==> flow/design.v <==
module debounce(btn,clk,btn_pulse);
    parameter times=5000;
    input btn,clk;
    output reg btn_pulse;
    reg [12:0] N;		     
    always@(posedge clk) begin
        if (btn_pulse) begin
            if (btn==0&&N>0) begin
                N<=N-1;
            end
            else if(btn==0&&N==0) begin
                N<=0;
                btn_pulse<=0;
            end
            else begin
                N<=5000;
            end
        end
        else begin
            if (btn&&N<times) begin
                N<=N+1;
            end
            else if(btn&&N==times) begin
                N<=N;
                btn_pulse<=1;
            end
            else begin
                N<=0;
            end
        end
    end
endmodule
module rand_gen (clk,sw7,out);
    input clk,sw7;
    output reg [6:0] out;
    reg [31:0] state;
    always @(posedge clk) begin
        if (!sw7) begin
            state <= 0;
        end
        else begin
            state <= state * 32'h343fd + 32'h269EC3;
        end
        out <= (state >> 16) & 16'h7fff;
    end
endmodule
module segment (seg_data,seg_led);
    input [3:0] seg_data;
    output [7:0] seg_led;
    reg [7:0] seg_led_r;
    always @(*) begin
        case (seg_data)
            4'd0: seg_led_r = 8'h3f;
            4'd1: seg_led_r = 8'h06;
            4'd2: seg_led_r = 8'h5b;
            4'd3: seg_led_r = 8'h4f;
            4'd4: seg_led_r = 8'h66;
            4'd5: seg_led_r = 8'h6d;
            4'd6: seg_led_r = 8'h7d;
            4'd7: seg_led_r = 8'h07;
            4'd8: seg_led_r = 8'h7f;
            4'd9: seg_led_r = 8'h6f;
            default: seg_led_r = 8'h00;
        endcase
    end
    assign seg_led = seg_led_r;
endmodule
module countdown(clk,countdown_times,leave_times,sw7,game_state,countdown_state);
    input clk,sw7;
    input [1:0] game_state;
    input [4:0] countdown_times;
    output reg [4:0] leave_times;
    output reg [1:0] countdown_state;
    reg [19:0] second;           
    always @(posedge clk) begin
        if (!sw7) begin
            leave_times<=0;
            countdown_state<=0;
            second<=0;
        end
        else begin
            if (game_state==1) begin
                if (countdown_state==0) begin
                    leave_times<=countdown_times;
                    countdown_state<=1;
                end
                else begin
                    if (second==999999) begin
                        if (leave_times>1) begin
                            leave_times<=leave_times-1;
                            second<=0;
                        end
                        else begin
                            countdown_state<=2;
                            leave_times<=0;
                            second<=0;
                        end
                    end
                    else begin
                        second<=second+1;
                    end
                end
            end
            else if (game_state==2) begin
                if(countdown_state==2) begin
                    leave_times<=countdown_times;
                    countdown_state<=3;
                end
                else begin
                    if (second==999999) begin
                        if (leave_times>1) begin
                            leave_times<=leave_times-1;
                            second<=0;
                        end
                        else begin
                            countdown_state<=0;
                            leave_times<=0;
                            second<=0;
                        end
                    end
                    else begin
                        second<=second+1;
                    end
                end
            end
            else begin
                leave_times<=0;
                countdown_state<=0;
                second<=0;
            end
        end
    end
endmodule
module disp(clk,sw7,game_state,leave_times,seg_cat,seg_led,user_defined_cdtime);
    input clk;
    input sw7;
    input [4:0] leave_times;
    input [1:0] game_state;
    input [4:0] user_defined_cdtime;
    output reg [7:0] seg_cat;
    output [7:0] seg_led;
    reg [3:0] num [0:1];     
    always @(posedge clk) begin
        if (!sw7) begin
            num[0]<=15;
            num[1]<=15;
            seg_cat<=8'b11111111;
        end
        else begin
            if(game_state==0) begin
                if (seg_cat==8'b11111111) begin
                    seg_cat<=8'b11111110;
                end
                else begin
                    if (user_defined_cdtime>=30) begin
                        num[1]<=3;
                        num[0]<=0;
                    end
                    else if (user_defined_cdtime>=20) begin
                        num[1]<=2;
                        num[0]<=user_defined_cdtime-20;
                    end
                    else if (user_defined_cdtime>=10) begin
                        num[1]<=1;
                        num[0]<=user_defined_cdtime-10;
                    end
                    else begin
                        num[1]<=0;
                        num[0]<=user_defined_cdtime;
                    end
                    if (seg_cat==8'b11111110) begin
                        seg_cat<=8'b11111101;
                    end
                    else if(seg_cat==8'b11111101) begin
                        seg_cat<=8'b11111110;
                    end
                    else begin
                        seg_cat<=8'b11111111;
                    end
                end
            end
            else if (game_state==1||game_state==2) begin
                if (seg_cat==8'b11111111) begin
                    seg_cat<=8'b11111110;
                end
                else begin
                    if (leave_times-1>=20) begin
                        num[1]<=2;
                        num[0]<=leave_times-21;
                    end
                    else if (leave_times-1>=10) begin
                        num[1]<=1;
                        num[0]<=leave_times-11;
                    end
                    else begin
                        num[1]<=0;
                        num[0]<=leave_times-1;
                    end
                    if (seg_cat==8'b11111110) begin
                        seg_cat<=8'b11111101;
                    end
                    else if(seg_cat==8'b11111101) begin
                        seg_cat<=8'b11111110;
                    end
                    else begin
                        seg_cat<=8'b11111111;
                    end
                end
            end
            else begin
                num[0]<=15;
                num[1]<=15;
                seg_cat<=8'b11111111;
            end
        end
    end
    segment segment1(
                .seg_data(num[seg_cat[0]]),
                .seg_led(seg_led)
            );
endmodule
module music(clk,sw7,buzzer,success,music_state,game_state,leave_times);
    input clk,sw7,success;
    input [4:0] leave_times;
    input [1:0] game_state;
    output reg buzzer;
    output reg [1:0] music_state;
    reg [10:0] per;
    reg [6:0] cnt0;
    reg [16:0] time_cnt;
    reg [11:0] one_cnt;
    reg di;
    localparam
        A2 = 110,
        A2_ = 117,
        B2 = 123,
        C3 = 131,
        C3_ = 139,
        D3 = 147,
        D3_ = 156,
        E3 = 165,
        F3 = 175,
        F3_ = 185,
        G3 = 196,
        G3_ = 208,
        A3 = 220,
        A3_ = 233,
        B3 = 247,
        C4 = 262,
        C4_ = 277,
        D4 = 294,
        D4_ = 311,
        E4 = 330,
        F4 = 349,
        F4_ = 370,
        G4 = 392,
        G4_ = 415,
        A4 = 440,
        A4_ = 466,
        B4 = 494,
        C5 = 522,
        C5_ = 554,
        D5 = 587,
        D5_ = 622,
        E5 = 659,
        F5 = 698,
        F5_ = 740,
        G5 = 784,
        G5_ = 831,
        A5 = 880,
        A5_ = 932,
        B5 = 988,
        C6 = 1047;
    always @(posedge clk) begin
        if (!sw7) begin
            per<=0;
            cnt0<=0;
            time_cnt<=0;
            one_cnt<=0;
            music_state<=0;
            buzzer<=0;
            di<=0;
        end
        else
        if (game_state==2) begin
            if (di==1) begin
                if (one_cnt<958) begin
                    one_cnt<=one_cnt+1;
                end
                else begin
                    one_cnt<=0;
                    buzzer<=!buzzer;
                end
                if (per<=1023) begin
                    if (cnt0<121) begin
                        cnt0<=cnt0+1;
                    end
                    else begin
                        cnt0<=0;
                        per<=per+1;
                    end
                end
                else begin
                    buzzer<=0;
                    one_cnt<=0;
                    per<=0;
                    cnt0<=0;
                    di<=0;
                end
            end
            else begin
                if (one_cnt<15+leave_times*43) begin
                    if(per<999) begin
                        per<=per+1;
                    end
                    else begin
                        per<=0;
                        one_cnt<=one_cnt+1;
                    end
                end
                else begin
                    one_cnt<=0;
                    per<=0;
                    di<=1;
                end
            end
        end
        else if (game_state==3) begin
            if (music_state==0) begin
                music_state<=1;
                one_cnt<=0;
                time_cnt<=0;
                buzzer<=0;
                per<=0;
                cnt0<=0;
            end
            else begin
                if (success==1) begin
                    case (cnt0)
                        0:
                            per=G3;
                        1:
                            per=G3;
                        2:
                            per=G3;
                        3:
                            per=C4;
                        4:
                            per=C4;
                        5:
                            per=E4;
                        6:
                            per=E4;
                        7:
                            per=E4;
                        8:
                            per=G4;
                        9:
                            per=G4;
                        10:
                            per=G4;
                        11:
                            per=C5;
                        12:
                            per=C5;
                        13:
                            per=E5;
                        14:
                            per=E5;
                        15:
                            per=E5;
                        16:
                            per=G5;
                        17:
                            per=G5;
                        18:
                            per=G5;
                        19:
                            per=G5;
                        20:
                            per=G5;
                        21:
                            per=G5;
                        22:
                            per=G5;
                        23:
                            per=G5;
                        24:
                            per=E5;
                        25:
                            per=E5;
                        26:
                            per=E5;
                        27:
                            per=E5;
                        28:
                            per=E5;
                        29:
                            per=E5;
                        30:
                            per=E5;
                        31:
                            per=E5;
                        32:
                            per=G3_;
                        33:
                            per=G3_;
                        34:
                            per=G3_;
                        35:
                            per=C4;
                        36:
                            per=C4;
                        37:
                            per=D4_;
                        38:
                            per=D4_;
                        39:
                            per=D4_;
                        40:
                            per=G4_;
                        41:
                            per=G4_;
                        42:
                            per=G4_;
                        43:
                            per=C5;
                        44:
                            per=C5;
                        45:
                            per=D5_;
                        46:
                            per=D5_;
                        47:
                            per=D5_;
                        48:
                            per=A5_;
                        49:
                            per=A5_;
                        50:
                            per=A5_;
                        51:
                            per=A5_;
                        52:
                            per=A5_;
                        53:
                            per=A5_;
                        54:
                            per=A5_;
                        55:
                            per=A5_;
                        56:
                            per=D5_;
                        57:
                            per=D5_;
                        58:
                            per=D5_;
                        59:
                            per=D5_;
                        60:
                            per=D5_;
                        61:
                            per=D5_;
                        62:
                            per=D5_;
                        63:
                            per=D5_;
                        64:
                            per=A3_;
                        65:
                            per=A3_;
                        66:
                            per=A3_;
                        67:
                            per=D4;
                        68:
                            per=D4;
                        69:
                            per=F4;
                        70:
                            per=F4;
                        71:
                            per=F4;
                        72:
                            per=A4_;
                        73:
                            per=A4_;
                        74:
                            per=A4_;
                        75:
                            per=D5;
                        76:
                            per=D5;
                        77:
                            per=F5;
                        78:
                            per=F5;
                        79:
                            per=F5;
                        80:
                            per=A5_;
                        81:
                            per=A5_;
                        82:
                            per=A5_;
                        83:
                            per=A5_;
                        84:
                            per=A5_;
                        85:
                            per=A5_;
                        86:
                            per=A5_;
                        87:
                            per=A5_;
                        88:
                            per=A5_;
                        89:
                            per=A5_;
                        90:
                            per=A5_;
                        91:
                            per=A5_;
                        92:
                            per=A5_;
                        93:
                            per=A5_;
                        94:
                            per=A5_;
                        95:
                            per=A5_;
                        96:
                            per=C6;
                        97:
                            per=C6;
                        98:
                            per=C6;
                        99:
                            per=C6;
                        100:
                            per=C6;
                        101:
                            per=C6;
                        102:
                            per=C6;
                        103:
                            per=C6;
                        104:
                            per=C6;
                        105:
                            per=C6;
                        106:
                            per=C6;
                        107:
                            per=C6;
                        108:
                            per=C6;
                        109:
                            per=C6;
                        110:
                            per=C6;
                        111:
                            per=C6;
                        default: begin
                            music_state<=2;
                        end
                    endcase
                end
                else begin
                    case (cnt0)
                        0:
                            per=C5;
                        1:
                            per=C5;
                        2:
                            per=C5;
                        3:
                            per=C5;
                        4:
                            per=C5;
                        5:
                            per=G4;
                        6:
                            per=G4;
                        7:
                            per=G4;
                        8:
                            per=G4;
                        9:
                            per=G4;
                        10:
                            per=E4;
                        11:
                            per=E4;
                        12:
                            per=E4;
                        13:
                            per=E4;
                        14:
                            per=A4;
                        15:
                            per=A4;
                        16:
                            per=B4;
                        17:
                            per=B4;
                        18:
                            per=A4;
                        19:
                            per=A4;
                        20:
                            per=G4_;
                        21:
                            per=G4_;
                        22:
                            per=A4_;
                        23:
                            per=A4_;
                        24:
                            per=G4_;
                        25:
                            per=G4_;
                        26:
                            per=E4;
                        27:
                            per=E4;
                        28:
                            per=D4;
                        29:
                            per=D4;
                        30:
                            per=E4;
                        31:
                            per=E4;
                        32:
                            per=E4;
                        33:
                            per=E4;
                        34:
                            per=E4;
                        35:
                            per=E4;
                        36:
                            per=E4;
                        37:
                            per=E4;
                        default: begin
                            music_state<=2;
                        end
                    endcase
                end
                if (time_cnt<=120000-success*60000-1) begin
                    time_cnt<=time_cnt+1;
                    if(one_cnt*per<=500000) begin
                        one_cnt<=one_cnt+1;
                    end
                    else begin
                        one_cnt<=0;
                        buzzer<=!buzzer;
                    end
                end
                else begin
                    buzzer<=0;
                    time_cnt<=0;
                    cnt0<=cnt0+1;
                    one_cnt<=0;
                end
            end
        end
        else begin
            music_state<=0;
            buzzer<=0;
            per<=0;
            cnt0<=0;
            time_cnt<=0;
            one_cnt<=0;
        end
    end
endmodule
module cartoon (sw7,game_state,clk,green,red,row,leave_times,success);
    input [1:0] game_state;
    input success;
    input clk,sw7;
    input [4:0] leave_times;
    output [7:0] green,red;
    output reg [7:0] row;
    reg [7:0] red_cartoon [7:0];     
    reg [7:0] green_cartoon [7:0];   
    wire [7:0] scan [7:0];           
    reg [2:0] cnt;                   
    reg [20:0] times;                
    assign scan[0]=8'b11111110;
    assign scan[1]=8'b11111101;
    assign scan[2]=8'b11111011;
    assign scan[3]=8'b11110111;
    assign scan[4]=8'b11101111;
    assign scan[5]=8'b11011111;
    assign scan[6]=8'b10111111;
    assign scan[7]=8'b01111111;
    always @(posedge clk) begin
        if (!sw7) begin
            cnt<=0;
            row<=scan[0];
        end
        else begin
            cnt<=cnt+3'd1;
            row<=scan[cnt+3'd1];
        end
    end
    always @(posedge clk) begin
        if (!sw7) begin
            times<=0;
            red_cartoon[0]<=8'b00000000;
            red_cartoon[1]<=8'b00000000;
            red_cartoon[2]<=8'b00000000;
            red_cartoon[3]<=8'b00000000;
            red_cartoon[4]<=8'b00000000;
            red_cartoon[5]<=8'b00000000;
            red_cartoon[6]<=8'b00000000;
            red_cartoon[7]<=8'b00000000;
            green_cartoon[0]<=8'b00000000;
            green_cartoon[1]<=8'b00000000;
            green_cartoon[2]<=8'b00000000;
            green_cartoon[3]<=8'b00000000;
            green_cartoon[4]<=8'b00000000;
            green_cartoon[5]<=8'b00000000;
            green_cartoon[6]<=8'b00000000;
            green_cartoon[7]<=8'b00000000;
        end
        else begin 
            if (game_state==0) begin
                red_cartoon[0]<=8'b00011000;
                red_cartoon[1]<=8'b00011000;
                red_cartoon[2]<=8'b00011000;
                red_cartoon[3]<=8'b00011000;
                red_cartoon[4]<=8'b00011000;
                red_cartoon[5]<=8'b00100100;
                red_cartoon[6]<=8'b00100100;
                red_cartoon[7]<=8'b00011000;
                green_cartoon[0]<=8'b00011000;
                green_cartoon[1]<=8'b00011000;
                green_cartoon[2]<=8'b00011000;
                green_cartoon[3]<=8'b00011000;
                green_cartoon[4]<=8'b00000000;
                green_cartoon[5]<=8'b00000000;
                green_cartoon[6]<=8'b00000000;
                green_cartoon[7]<=8'b00000000;
            end
            else if (game_state==1) begin
                red_cartoon[0]<=8'b00011000;
                red_cartoon[1]<=8'b00011000;
                red_cartoon[2]<=8'b00011000;
                red_cartoon[3]<=8'b00011000;
                red_cartoon[4]<=8'b00011000;
                red_cartoon[5]<=8'b00100100;
                red_cartoon[6]<=8'b00100100;
                red_cartoon[7]<=8'b00011000;
                green_cartoon[0]<=8'b00011000;
                green_cartoon[1]<=8'b00011000;
                green_cartoon[2]<=8'b00011000;
                green_cartoon[3]<=8'b00011000;
                green_cartoon[4]<=8'b00000000;
                green_cartoon[5]<=8'b00000000;
                green_cartoon[6]<=8'b00000000;
                green_cartoon[7]<=8'b00000000;
            end
            else if (game_state==2) begin
                if (leave_times-1>=15) begin
                    red_cartoon[0]<=8'b00011000;
                    red_cartoon[1]<=8'b00011000;
                    red_cartoon[2]<=8'b00011000;
                    red_cartoon[3]<=8'b00011000;
                    red_cartoon[4]<=8'b00011000;
                    red_cartoon[5]<=8'b00100100;
                    red_cartoon[6]<=8'b00100100;
                    red_cartoon[7]<=8'b00011000;
                    green_cartoon[0]<=8'b00011000;
                    green_cartoon[1]<=8'b00011000;
                    green_cartoon[2]<=8'b00011000;
                    green_cartoon[3]<=8'b00011000;
                    green_cartoon[4]<=8'b00000000;
                    green_cartoon[5]<=8'b00000000;
                    green_cartoon[6]<=8'b00000000;
                    green_cartoon[7]<=8'b00000000;
                end
                else if (leave_times-1>=10) begin
                    red_cartoon[0]<=8'b00000000;
                    green_cartoon[0]<=8'b00000000;
                end
                else if(leave_times-1>=5) begin
                    red_cartoon[1]<=8'b00000000;
                    green_cartoon[1]<=8'b00000000;
                end
                else if (leave_times-1>0) begin
                    red_cartoon[2]<=8'b00000000;
                    green_cartoon[2]<=8'b00000000;
                end
                else begin
                    red_cartoon[3]<=8'b00000000;
                    green_cartoon[3]<=8'b00000000;
                end
                times<=0;
            end
            else if(game_state==3) begin
                green_cartoon[0]<=8'b00000000;
                green_cartoon[1]<=8'b00000000;
                green_cartoon[2]<=8'b00000000;
                green_cartoon[3]<=8'b00000000;
                green_cartoon[4]<=8'b00000000;
                green_cartoon[5]<=8'b00000000;
                green_cartoon[6]<=8'b00000000;
                green_cartoon[7]<=8'b00000000;
                if (success==1) begin
                    times<=times+1;
                    if (times<=100000) begin
                        red_cartoon[0]<=8'b00000000;
                        red_cartoon[1]<=8'b01100110;
                        red_cartoon[2]<=8'b00000000;
                        red_cartoon[3]<=8'b00000000;
                        red_cartoon[4]<=8'b00000000;
                        red_cartoon[5]<=8'b00000000;
                        red_cartoon[6]<=8'b00000000;
                        red_cartoon[7]<=8'b00000000;
                    end
                    else if(times<=200000) begin
                        red_cartoon[2]<=8'b11111111;
                    end
                    else if(times<=300000) begin
                        red_cartoon[3]<=8'b11111111;
                    end
                    else if(times<=400000) begin
                        red_cartoon[1]<=8'b00000000;
                        red_cartoon[4]<=8'b11111111;
                    end
                    else if (times<=500000) begin
                        red_cartoon[2]<=8'b00000000;
                        red_cartoon[5]<=8'b01111110;
                    end
                    else if(times<=600000) begin
                        red_cartoon[3]<=8'b00000000;
                        red_cartoon[6]<=8'b00111100;
                    end
                    else if(times<=700000) begin
                        red_cartoon[4]<=8'b00000000;
                        red_cartoon[7]<=8'b00011000;
                    end
                    else if (times<=800000) begin
                        red_cartoon[5]<=8'b00000000;
                    end
                    else if(times<=900000) begin
                        red_cartoon[6]<=8'b00000000;
                    end
                    else if(times<=1000000) begin
                        red_cartoon[7]<=8'b00000000;
                    end
                    else if(times<=1250000) begin
                        red_cartoon[0]<=8'b00000000;
                        red_cartoon[1]<=8'b01100110;
                        red_cartoon[2]<=8'b11111111;
                        red_cartoon[3]<=8'b11111111;
                        red_cartoon[4]<=8'b11111111;
                        red_cartoon[5]<=8'b01111110;
                        red_cartoon[6]<=8'b00111100;
                        red_cartoon[7]<=8'b00011000;
                    end
                    else if(times<=1500000) begin
                        red_cartoon[0]<=8'b00000000;
                        red_cartoon[1]<=8'b00000000;
                        red_cartoon[2]<=8'b00000000;
                        red_cartoon[3]<=8'b00000000;
                        red_cartoon[4]<=8'b00000000;
                        red_cartoon[5]<=8'b00000000;
                        red_cartoon[6]<=8'b00000000;
                        red_cartoon[7]<=8'b00000000;
                    end
                    else if(times<=1750000) begin
                        red_cartoon[0]<=8'b00000000;
                        red_cartoon[1]<=8'b01100110;
                        red_cartoon[2]<=8'b11111111;
                        red_cartoon[3]<=8'b11111111;
                        red_cartoon[4]<=8'b11111111;
                        red_cartoon[5]<=8'b01111110;
                        red_cartoon[6]<=8'b00111100;
                        red_cartoon[7]<=8'b00011000;
                    end
                    else if(times<=2000000) begin
                        red_cartoon[0]<=8'b00000000;
                        red_cartoon[1]<=8'b00000000;
                        red_cartoon[2]<=8'b00000000;
                        red_cartoon[3]<=8'b00000000;
                        red_cartoon[4]<=8'b00000000;
                        red_cartoon[5]<=8'b00000000;
                        red_cartoon[6]<=8'b00000000;
                        red_cartoon[7]<=8'b00000000;
                    end
                    else begin
                        times<=0;
                    end
                end
                else begin
                    if (times<=500000) begin
                        times<=times+1;
                        red_cartoon[0]<=8'b00000000;
                        red_cartoon[1]<=8'b01000000;
                        red_cartoon[2]<=8'b11110111;
                        red_cartoon[3]<=8'b01010101;
                        red_cartoon[4]<=8'b01010101;
                        red_cartoon[5]<=8'b01010101;
                        red_cartoon[6]<=8'b01010111;
                        red_cartoon[7]<=8'b00000000;
                    end
                    else if(times<=1000000) begin
                        times<=times+1;
                        red_cartoon[0]<=8'b00000000;
                        red_cartoon[1]<=8'b11000100;
                        red_cartoon[2]<=8'b00000100;
                        red_cartoon[3]<=8'b11011111;
                        red_cartoon[4]<=8'b00010101;
                        red_cartoon[5]<=8'b00011111;
                        red_cartoon[6]<=8'b01010101;
                        red_cartoon[7]<=8'b10011111;
                    end
                    else begin
                        times<=0;
                    end
                end
            end
        end
    end
    assign red=red_cartoon[cnt];
    assign green=green_cartoon[cnt];
endmodule
module boom_pro(sw7,start,clk,led,seg,sw_input,row,seg_cat,btn6,buzzer,green,red);
    input sw7,start,clk,btn6;        
    input [6:0] sw_input;            
    output buzzer;                   
    output [7:0] row,red,green;      
    output [7:0] seg_cat;            
    output [7:0] seg;                
    output reg [6:0] led;            
    reg [1:0] ps_input_times;        
    reg success;                     
    reg [6:0] password;              
    reg [1:0] game_state;            
    reg [4:0] countdown_times;       
    reg [4:0] user_defined_cdtime;   
    reg btn6_before;                 
    wire [4:0] leave_times;          
    wire [1:0] music_state;          
    wire [1:0] countdown_state;      
    wire [6:0] changing_pw;          
    wire btn6_pulse;                 
    wire start_pulse;                
    always @(posedge clk) begin
        if (!sw7) begin
            btn6_before<=0;
            user_defined_cdtime<=0;
            ps_input_times<=0;
            led<=0;
            success<=0;
            game_state<=0;
            password<=0;
            countdown_times<=0;
            user_defined_cdtime<=0;
        end
        else begin
            if (game_state==0) begin
                if (start_pulse) begin
                    success<=0;
                    btn6_before<=0;
                    game_state<=1;
                    countdown_times<=5;
                    password<=changing_pw;
                end
                if (sw_input[6]==1) begin
                    if (sw_input[4:0]>30) begin
                        user_defined_cdtime<=30;
                    end
                    else begin
                        user_defined_cdtime<=sw_input[4:0];
                    end
                end
                else begin
                    user_defined_cdtime<=20;
                end
            end
            else if (game_state==1) begin
                led<=password;
                if (countdown_state==2&&leave_times==0) begin
                    countdown_times<=user_defined_cdtime;
                    game_state<=2;
                    led<=0;
                end
            end
            else if (game_state==2) begin
                led<=sw_input;
                if (ps_input_times<2) begin
                    if (btn6_pulse==1&&btn6_before==0) begin
                        if (sw_input==password) begin
                            game_state<=3;
                            success<=1;
                            led<=0;
                        end
                        else begin
                            ps_input_times<=ps_input_times+1;
                        end
                    end
                    if (countdown_state==0&&leave_times==0) begin
                        game_state<=3;
                        success<=0;
                        led<=0;
                    end
                end
                else begin
                    game_state<=3;
                    success<=0;
                    led<=0;
                end
                btn6_before<=btn6_pulse;
            end
            else if (game_state==3) begin
                if (music_state==2) begin
                    game_state<=0;
                    success<=0;
                    password<=0;
                    countdown_times<=0;
                    ps_input_times<=0;
                end
            end
        end
    end
    debounce debounce1(
                 .btn(start),
                 .clk(clk),
                 .btn_pulse(start_pulse));
    debounce debounce2(
                 .btn(btn6),
                 .clk(clk),
                 .btn_pulse(btn6_pulse));
    rand_gen rand1(
             .clk(clk),
             .sw7(sw7),
             .out(changing_pw));
    disp disp1(
             .clk(clk),
             .sw7(sw7),
             .leave_times(leave_times),
             .user_defined_cdtime(user_defined_cdtime),
             .game_state (game_state),
             .seg_cat(seg_cat),
             .seg_led(seg));
    countdown countdown1(
                  .clk(clk),
                  .sw7(sw7),
                  .game_state(game_state),
                  .countdown_times(countdown_times),
                  .leave_times(leave_times),
                  .countdown_state(countdown_state));
    music music1(
              .clk(clk),
              .sw7(sw7),
              .success(success),
              .game_state(game_state),
              .leave_times(leave_times),
              .buzzer(buzzer),
              .music_state(music_state));
    cartoon cartoon1(
                .game_state(game_state),
                .success(success),
                .clk(clk),
                .sw7(sw7),
                .leave_times(leave_times),
                .green(green),
                .red(red),
                .row(row)
            );
endmodule
======== From RTL to reports: boom_pro ========
Tool output for the design above, in the order of the flow.
Lines are those of the file above, counted from 1.
Library cell names are shortened.
Not given: --
design
  top module .............................. boom_pro
  clock ................................... clk
  library ................................. sky130hd
  timing corner ........................... tt_025C_1v80

======== Word level ========
Counts by Yosys on the flattened word-level netlist (proc, flatten, opt, wreduce). Print and check cells are left out. Cells with the same type and inputs are merged into one.
Memory sizes are those after Yosys's memory passes, which may raise the word count (mostly to a power of two), join words into wider ones and drop unused or constant bits.
word-level totals
  flip-flop bits (word level) ............. 327
  ROM bits ................................ 112
  memories kept ........................... 1
  input bits .............................. 11
  output and inout bits ................... 48
memory list
  name              words  width  rd ports  write ports  line  text
  (name not given)  16     7      1         0            52    case (seg_data)
operators by class
  $add $sub $neg .......................... 21
  multiply operators ...................... 4
  magnitude comparators ................... 36
  equal/unequal tests ..................... 261
  muxes and demuxes ....................... 364
  bitwise operators ....................... 8
  reduce/logical cells .................... 108
operator list
  cell                                                              number
  8-bit two-way mux                                                 158
  32-bit by 18-bit multiplier with 32-bit output with constant B    1
  21-bit two-way mux                                                19
  7-bit equality test with constant B                               48
  12-bit by 11-bit multiplier with 23-bit output                    1
  7-bit by 6-bit equality test with 1-bit output with constant B    32
  11-bit case mux with 19-bit select                                1
  5-bit two-way mux                                                 35
  6-bit by 2-bit != test with 1-bit output with constant B          24
  11-bit two-way mux                                                13
  7-bit two-way mux                                                 20
  13-bit two-way mux                                                10
  8-bit case mux with 8-bit select                                  2
  8-bit by 2-bit != test with 1-bit output with constant B          15
  12-bit two-way mux                                                10
  112-bit OR reduction                                              1
  7-bit by 2-bit != test with 1-bit output with constant B          16
  7-bit by 5-bit equality test with 1-bit output with constant B    16
  21-bit by 20-bit <= comparator with 1-bit output with constant B  5
  13-bit AND reduction                                              8
  20-bit two-way mux                                                5
  11-bit AND reduction                                              8
  11-bit case mux with 8-bit select                                 1
  21-bit <= comparator with constant B                              4
  5-bit by 2-bit != test with 1-bit output with constant B          16
  32-bit by 4-bit >= comparator with 1-bit output with constant B   2
  4-bit two-way mux                                                 16
  21-bit by 19-bit <= comparator with 1-bit output with constant B  3
Not listed: further kinds 99, cells in them 312.

======== Longest topological paths ========
Depth = most cells in a row (Yosys ltp): at word level without a register or memory, in the mapped netlist without a sequential cell, where the memories' decode and read muxes count.
logic depth
  depth in word-level cells ............... 20
  ABC_AREA ................................ 0
  gate-level depth with buffers ........... 35
  depth with buffers taken out ............ 29

======== Synthesis result ========
The flow's flattened synthesis, as Yosys stat reports it; memories are mapped. The netlist is that of the ABC_AREA named above (0 if unset); the other value can give another one.
synthesis totals
  standard cells after synthesis .......... 3026
  cell area after synthesis ............... 25285.5 µm²
  sequential area ......................... 5265.0 µm²
  flip-flops .............................. 250
  buffers ................................. 179
cell types
  type      number
  dfxtp_1   224
  fa_1      203
  ha_1      234
  nand2_1   285
  inv_1     268
  a21oi_1   183
  nor2_1    228
  edfxtp_1  26
  o21ai_0   132
  xnor2_1   63
  nand3_1   108
  and2_1    86
  xor2_1    61
  clkbuf_1  130
  nor3_1    82
  and3_1    42
  mux2i_1   25
  a211oi_1  31
Other cell types: 87; their cells: 615.
The figures by module come from a second, unflattened synthesis with its own total; it is not the netlist above.
second synthesis, totals
  cell total of the unflattened synthesis .. 3332
  area (unflattened synthesis) ............ 27747.9 µm²
Each row is one instance without its submodules.
by module
  module     instances  cells  area (µm²)
  music      1          1197   9547.9
  rand_gen   1          600    5801.8
  cartoon    1          729    5507.8
  debounce   2          126    1214.9
  boom_pro   1          178    1507.7
  countdown  1          169    1495.2
  disp       1          177    1227.4
  segment    1          30     230.2

======== Path before layout ========
Source: OpenSTA report_checks on the synthesized netlist (no wires, ideal clock, input and output delay 20% of the period each), path of least setup slack; recovery checks are left aside. Register names are those of the netlist, which keeps one name where synthesis merged equal registers.
path after synthesis
  path kind ............................... register to register
  from .................................... register music1.cnt0[0]
  to ...................................... register music1.one_cnt[10]
  clock period ............................ 20.0 ns
  time at the first pin ................... 0.000 ns
  data arrival time ....................... 7.941 ns
  data required time ...................... 19.868 ns
  setup slack ............................. 11.927 ns
  delay of the path ....................... 8.073 ns
  stages on the path ...................... 32
  buffers on the path ..................... 4
  synthesis period reached ................ 8.073 ns
"delay of the path" is the arrival time less input delay plus setup time.
"stages on the path": output pins that drive a net of the path, with the launching flip-flop's if there is one; two outputs of one cell count as two.
"synthesis period reached" is the clock period less the worst setup slack; recovery checks do not enter. This is arithmetic on one report: input and output delays are still those of the set period (20% each).
The rows between start and end are the longest chain of elaborated cells between them; the timing report does not say that the signal goes this way. Where chains are equally long, one stands for them.
Each line given opens the expression or statement behind the cell; cells for indexed reads and writes are added by Yosys, which also makes memories of some case tables.
At most two assigning lines are given for a register; there are more.
between the ends, after synthesis
  path through ............................ dfxtp_1 -> inv_1 -> ha_1 -> or4_1 -> o211a_1 -> or4_4 -> and4b_1 -> and2_1 -> buf_4 -> mux2i_1 -> a21oi_1 -> buf_2 -> and2_1 -> fa_1 -> fa_1 -> fa_1 -> fa_1 -> inv_1 -> fa_1 -> inv_1 -> ha_1 -> clkbuf_1 -> o21ai_0 -> o21ai_0 -> nor4b_1 -> o211ai_1 -> a2111oi_0 -> and3_1 -> o2111ai_2 -> a31oi_4 -> buf_6 -> nor3_1
  cells in the longest elaborated chain ... 15
  elaborated cells between the ends (all ways) .. 153
ends and longest elaborated chain, after synthesis
  item                                              line  text
  start, declared                                   229   reg [6:0] cnt0;
  start, assigned                                   296   cnt0<=cnt0+1;
  start, assigned                                   665   cnt0<=cnt0+1;
  7-bit by 4-bit equality test with 1-bit output    570   case (cnt0)
  14-bit OR reduction                               --
  11-bit case mux with 8-bit select                 570
  11-bit two-way mux                                338   if (success==1) begin
  11-bit two-way mux                                329   if (music_state==0) begin
  11-bit two-way mux                                328   else if (game_state==3) begin
  11-bit two-way mux                                285   if (game_state==2) begin
  11-bit two-way mux                                275   if (!sw7) begin
  12-bit by 11-bit multiplier with 23-bit output    654   if(one_cnt*per<=500000) begin
  32-bit by 19-bit <= comparator with 1-bit output  654
  12-bit two-way mux                                654
  12-bit two-way mux                                652   if (time_cnt<=120000-success*60000-1) begin
  12-bit two-way mux                                329
  12-bit two-way mux                                328
  12-bit two-way mux                                285
  end, assigned                                     288   one_cnt<=one_cnt+1;
  end, assigned                                     318   one_cnt<=one_cnt+1;
  end, declared                                     231   reg [11:0] one_cnt;

======== Path in the finished layout ========
From the final timing report of stored run 1: the path of least setup slack in the routed layout; clock arrival at registers is part of the times.
path after layout
  path kind ............................... register to register
  from .................................... register music1.cnt0[0]
  to ...................................... register music1.one_cnt[11]
  clock period ............................ 9.91 ns
  time at the first pin ................... 0.56 ns
  data arrival time ....................... 9.63 ns
  data required time ...................... 10.34 ns
  setup slack ............................. 0.71 ns
  stages on the path ...................... 29
  buffers on the path ..................... 1
The rows between start and end are the longest chain of elaborated cells between them; the timing report does not say that the signal goes this way. Where chains are equally long, one stands for them.
At most two assigning lines are given for a register; there are more.
between the ends, after layout
  path through ............................ dfxtp_1 -> inv_1 -> ha_1 -> or4_1 -> o211a_1 -> or4_4 -> and4b_1 -> and2_1 -> mux2i_1 -> a21oi_1 -> buf_4 -> and2_1 -> fa_1 -> fa_1 -> fa_1 -> fa_1 -> inv_1 -> fa_1 -> inv_1 -> ha_1 -> o21ai_0 -> o21ai_0 -> nor4b_1 -> o211ai_1 -> a2111oi_0 -> and3_1 -> o2111ai_2 -> a31oi_4 -> nor3_1
  cells in the longest elaborated chain ... 15
  elaborated cells between the ends (all ways) .. 153
ends and longest elaborated chain, after layout
  item                                              line  text
  start, declared                                   229   reg [6:0] cnt0;
  start, assigned                                   296   cnt0<=cnt0+1;
  start, assigned                                   665   cnt0<=cnt0+1;
  7-bit by 4-bit equality test with 1-bit output    570   case (cnt0)
  14-bit OR reduction                               --
  11-bit case mux with 8-bit select                 570
  11-bit two-way mux                                338   if (success==1) begin
  11-bit two-way mux                                329   if (music_state==0) begin
  11-bit two-way mux                                328   else if (game_state==3) begin
  11-bit two-way mux                                285   if (game_state==2) begin
  11-bit two-way mux                                275   if (!sw7) begin
  12-bit by 11-bit multiplier with 23-bit output    654   if(one_cnt*per<=500000) begin
  32-bit by 19-bit <= comparator with 1-bit output  654
  12-bit two-way mux                                654
  12-bit two-way mux                                652   if (time_cnt<=120000-success*60000-1) begin
  12-bit two-way mux                                329
  12-bit two-way mux                                328
  12-bit two-way mux                                285
  end, assigned                                     288   one_cnt<=one_cnt+1;
  end, assigned                                     318   one_cnt<=one_cnt+1;
  end, declared                                     231   reg [11:0] one_cnt;

# Flow runs of boom_pro

Below are 2 stored runs of the flow (Yosys, OpenROAD; platform sky130hd) on boom_pro, each with its settings and what was measured, unordered. Constraints: input delay and output delay 20% of the set period each, output load 0.01 pF.
"achieved clock period (ns)": clock period set for the run, less the worst setup slack. It is reckoned from that one timing run; input and output delays stay at 20% of the period that was set.
"worst setup path time (ns)" means the part of the period allowed to the worst setup path (the constraints hold back 20% at inputs and 20% at outputs) less its slack; where the path has registers, the arrival times of their clocks count too.

Flow files of stored run 1
==> flow/run.sh <==
#!/bin/bash
# the make line also repeats the synthesis and layout settings of config.mk as NAME=value (left out here)
make -C /OpenROAD-flow-scripts/flow DESIGN_CONFIG=/design/flow/config.mk WORK_HOME=/design/flow/orfs CLKGATE_MAP_FILE= finish
==> flow/config.mk <==
export PLATFORM = sky130hd
export DESIGN_NAME = boom_pro
export DESIGN_NICKNAME = boom_pro
export VERILOG_FILES = /design/flow/design.v
export SDC_FILE = /design/flow/constraint.sdc
export NUM_CORES = 4
export LEC_CHECK = 0
export CAP_MARGIN = 20
export CORE_MARGIN = 2
export CORE_UTILIZATION = 45
export SLEW_MARGIN = 20
==> flow/constraint.sdc <==
create_clock -name core_clock -period 9.91 [get_ports {clk}]
set_input_delay 1.9820 -clock core_clock [delete_from_list [all_inputs] [get_ports {clk}]]
set_output_delay 1.9820 -clock core_clock [all_outputs]
set_load 0.01 [all_outputs]

report of stored run 1
yosys chip area after synthesis (um^2): 25285.5
finish__design__die__area: 58102.7
finish__design__instance__utilization: 0.4912
finish__timing__setup__ws: 0.713
finish__timing__hold__ws: 0.366
achieved clock period (ns): 9.197
worst setup path time (ns): 9.20
worst setup path kind: register to register

Flow files of stored run 2
==> flow/run.sh <==
#!/bin/bash
# the make line also repeats the synthesis and layout settings of config.mk as NAME=value (left out here)
make -C /OpenROAD-flow-scripts/flow DESIGN_CONFIG=/design/flow/config.mk WORK_HOME=/design/flow/orfs CLKGATE_MAP_FILE= finish
==> flow/config.mk <==
export PLATFORM = sky130hd
export DESIGN_NAME = boom_pro
export DESIGN_NICKNAME = boom_pro
export VERILOG_FILES = /design/flow/design.v
export SDC_FILE = /design/flow/constraint.sdc
export NUM_CORES = 4
export LEC_CHECK = 0
export ABC_AREA = 0
export CAP_MARGIN = 40
export CELL_PAD_IN_SITES_DETAIL_PLACEMENT = 1
export CORE_MARGIN = 2
export CORE_UTILIZATION = 20
export CTS_CLUSTER_DIAMETER = 214
export GPL_ROUTABILITY_DRIVEN = 0
export GPL_TIMING_DRIVEN = 0
export HOLD_SLACK_MARGIN = 0.19
export MIN_ROUTING_LAYER = met1
export PLACE_DENSITY_LB_ADDON = 0.3
export SETUP_SLACK_MARGIN = 4.15
export SLEW_MARGIN = 35
export TNS_END_PERCENT = 15
==> flow/constraint.sdc <==
create_clock -name core_clock -period 20.0 [get_ports {clk}]
set_input_delay 4.0000 -clock core_clock [delete_from_list [all_inputs] [get_ports {clk}]]
set_output_delay 4.0000 -clock core_clock [all_outputs]
set_load 0.01 [all_outputs]

report of stored run 2
yosys chip area after synthesis (um^2): 25285.5
finish__design__die__area: 129287.0
finish__design__instance__utilization: 0.2314
finish__timing__setup__ws: 10.053
finish__timing__hold__ws: 0.354
achieved clock period (ns): 9.947
worst setup path time (ns): 9.95
worst setup path kind: register to register
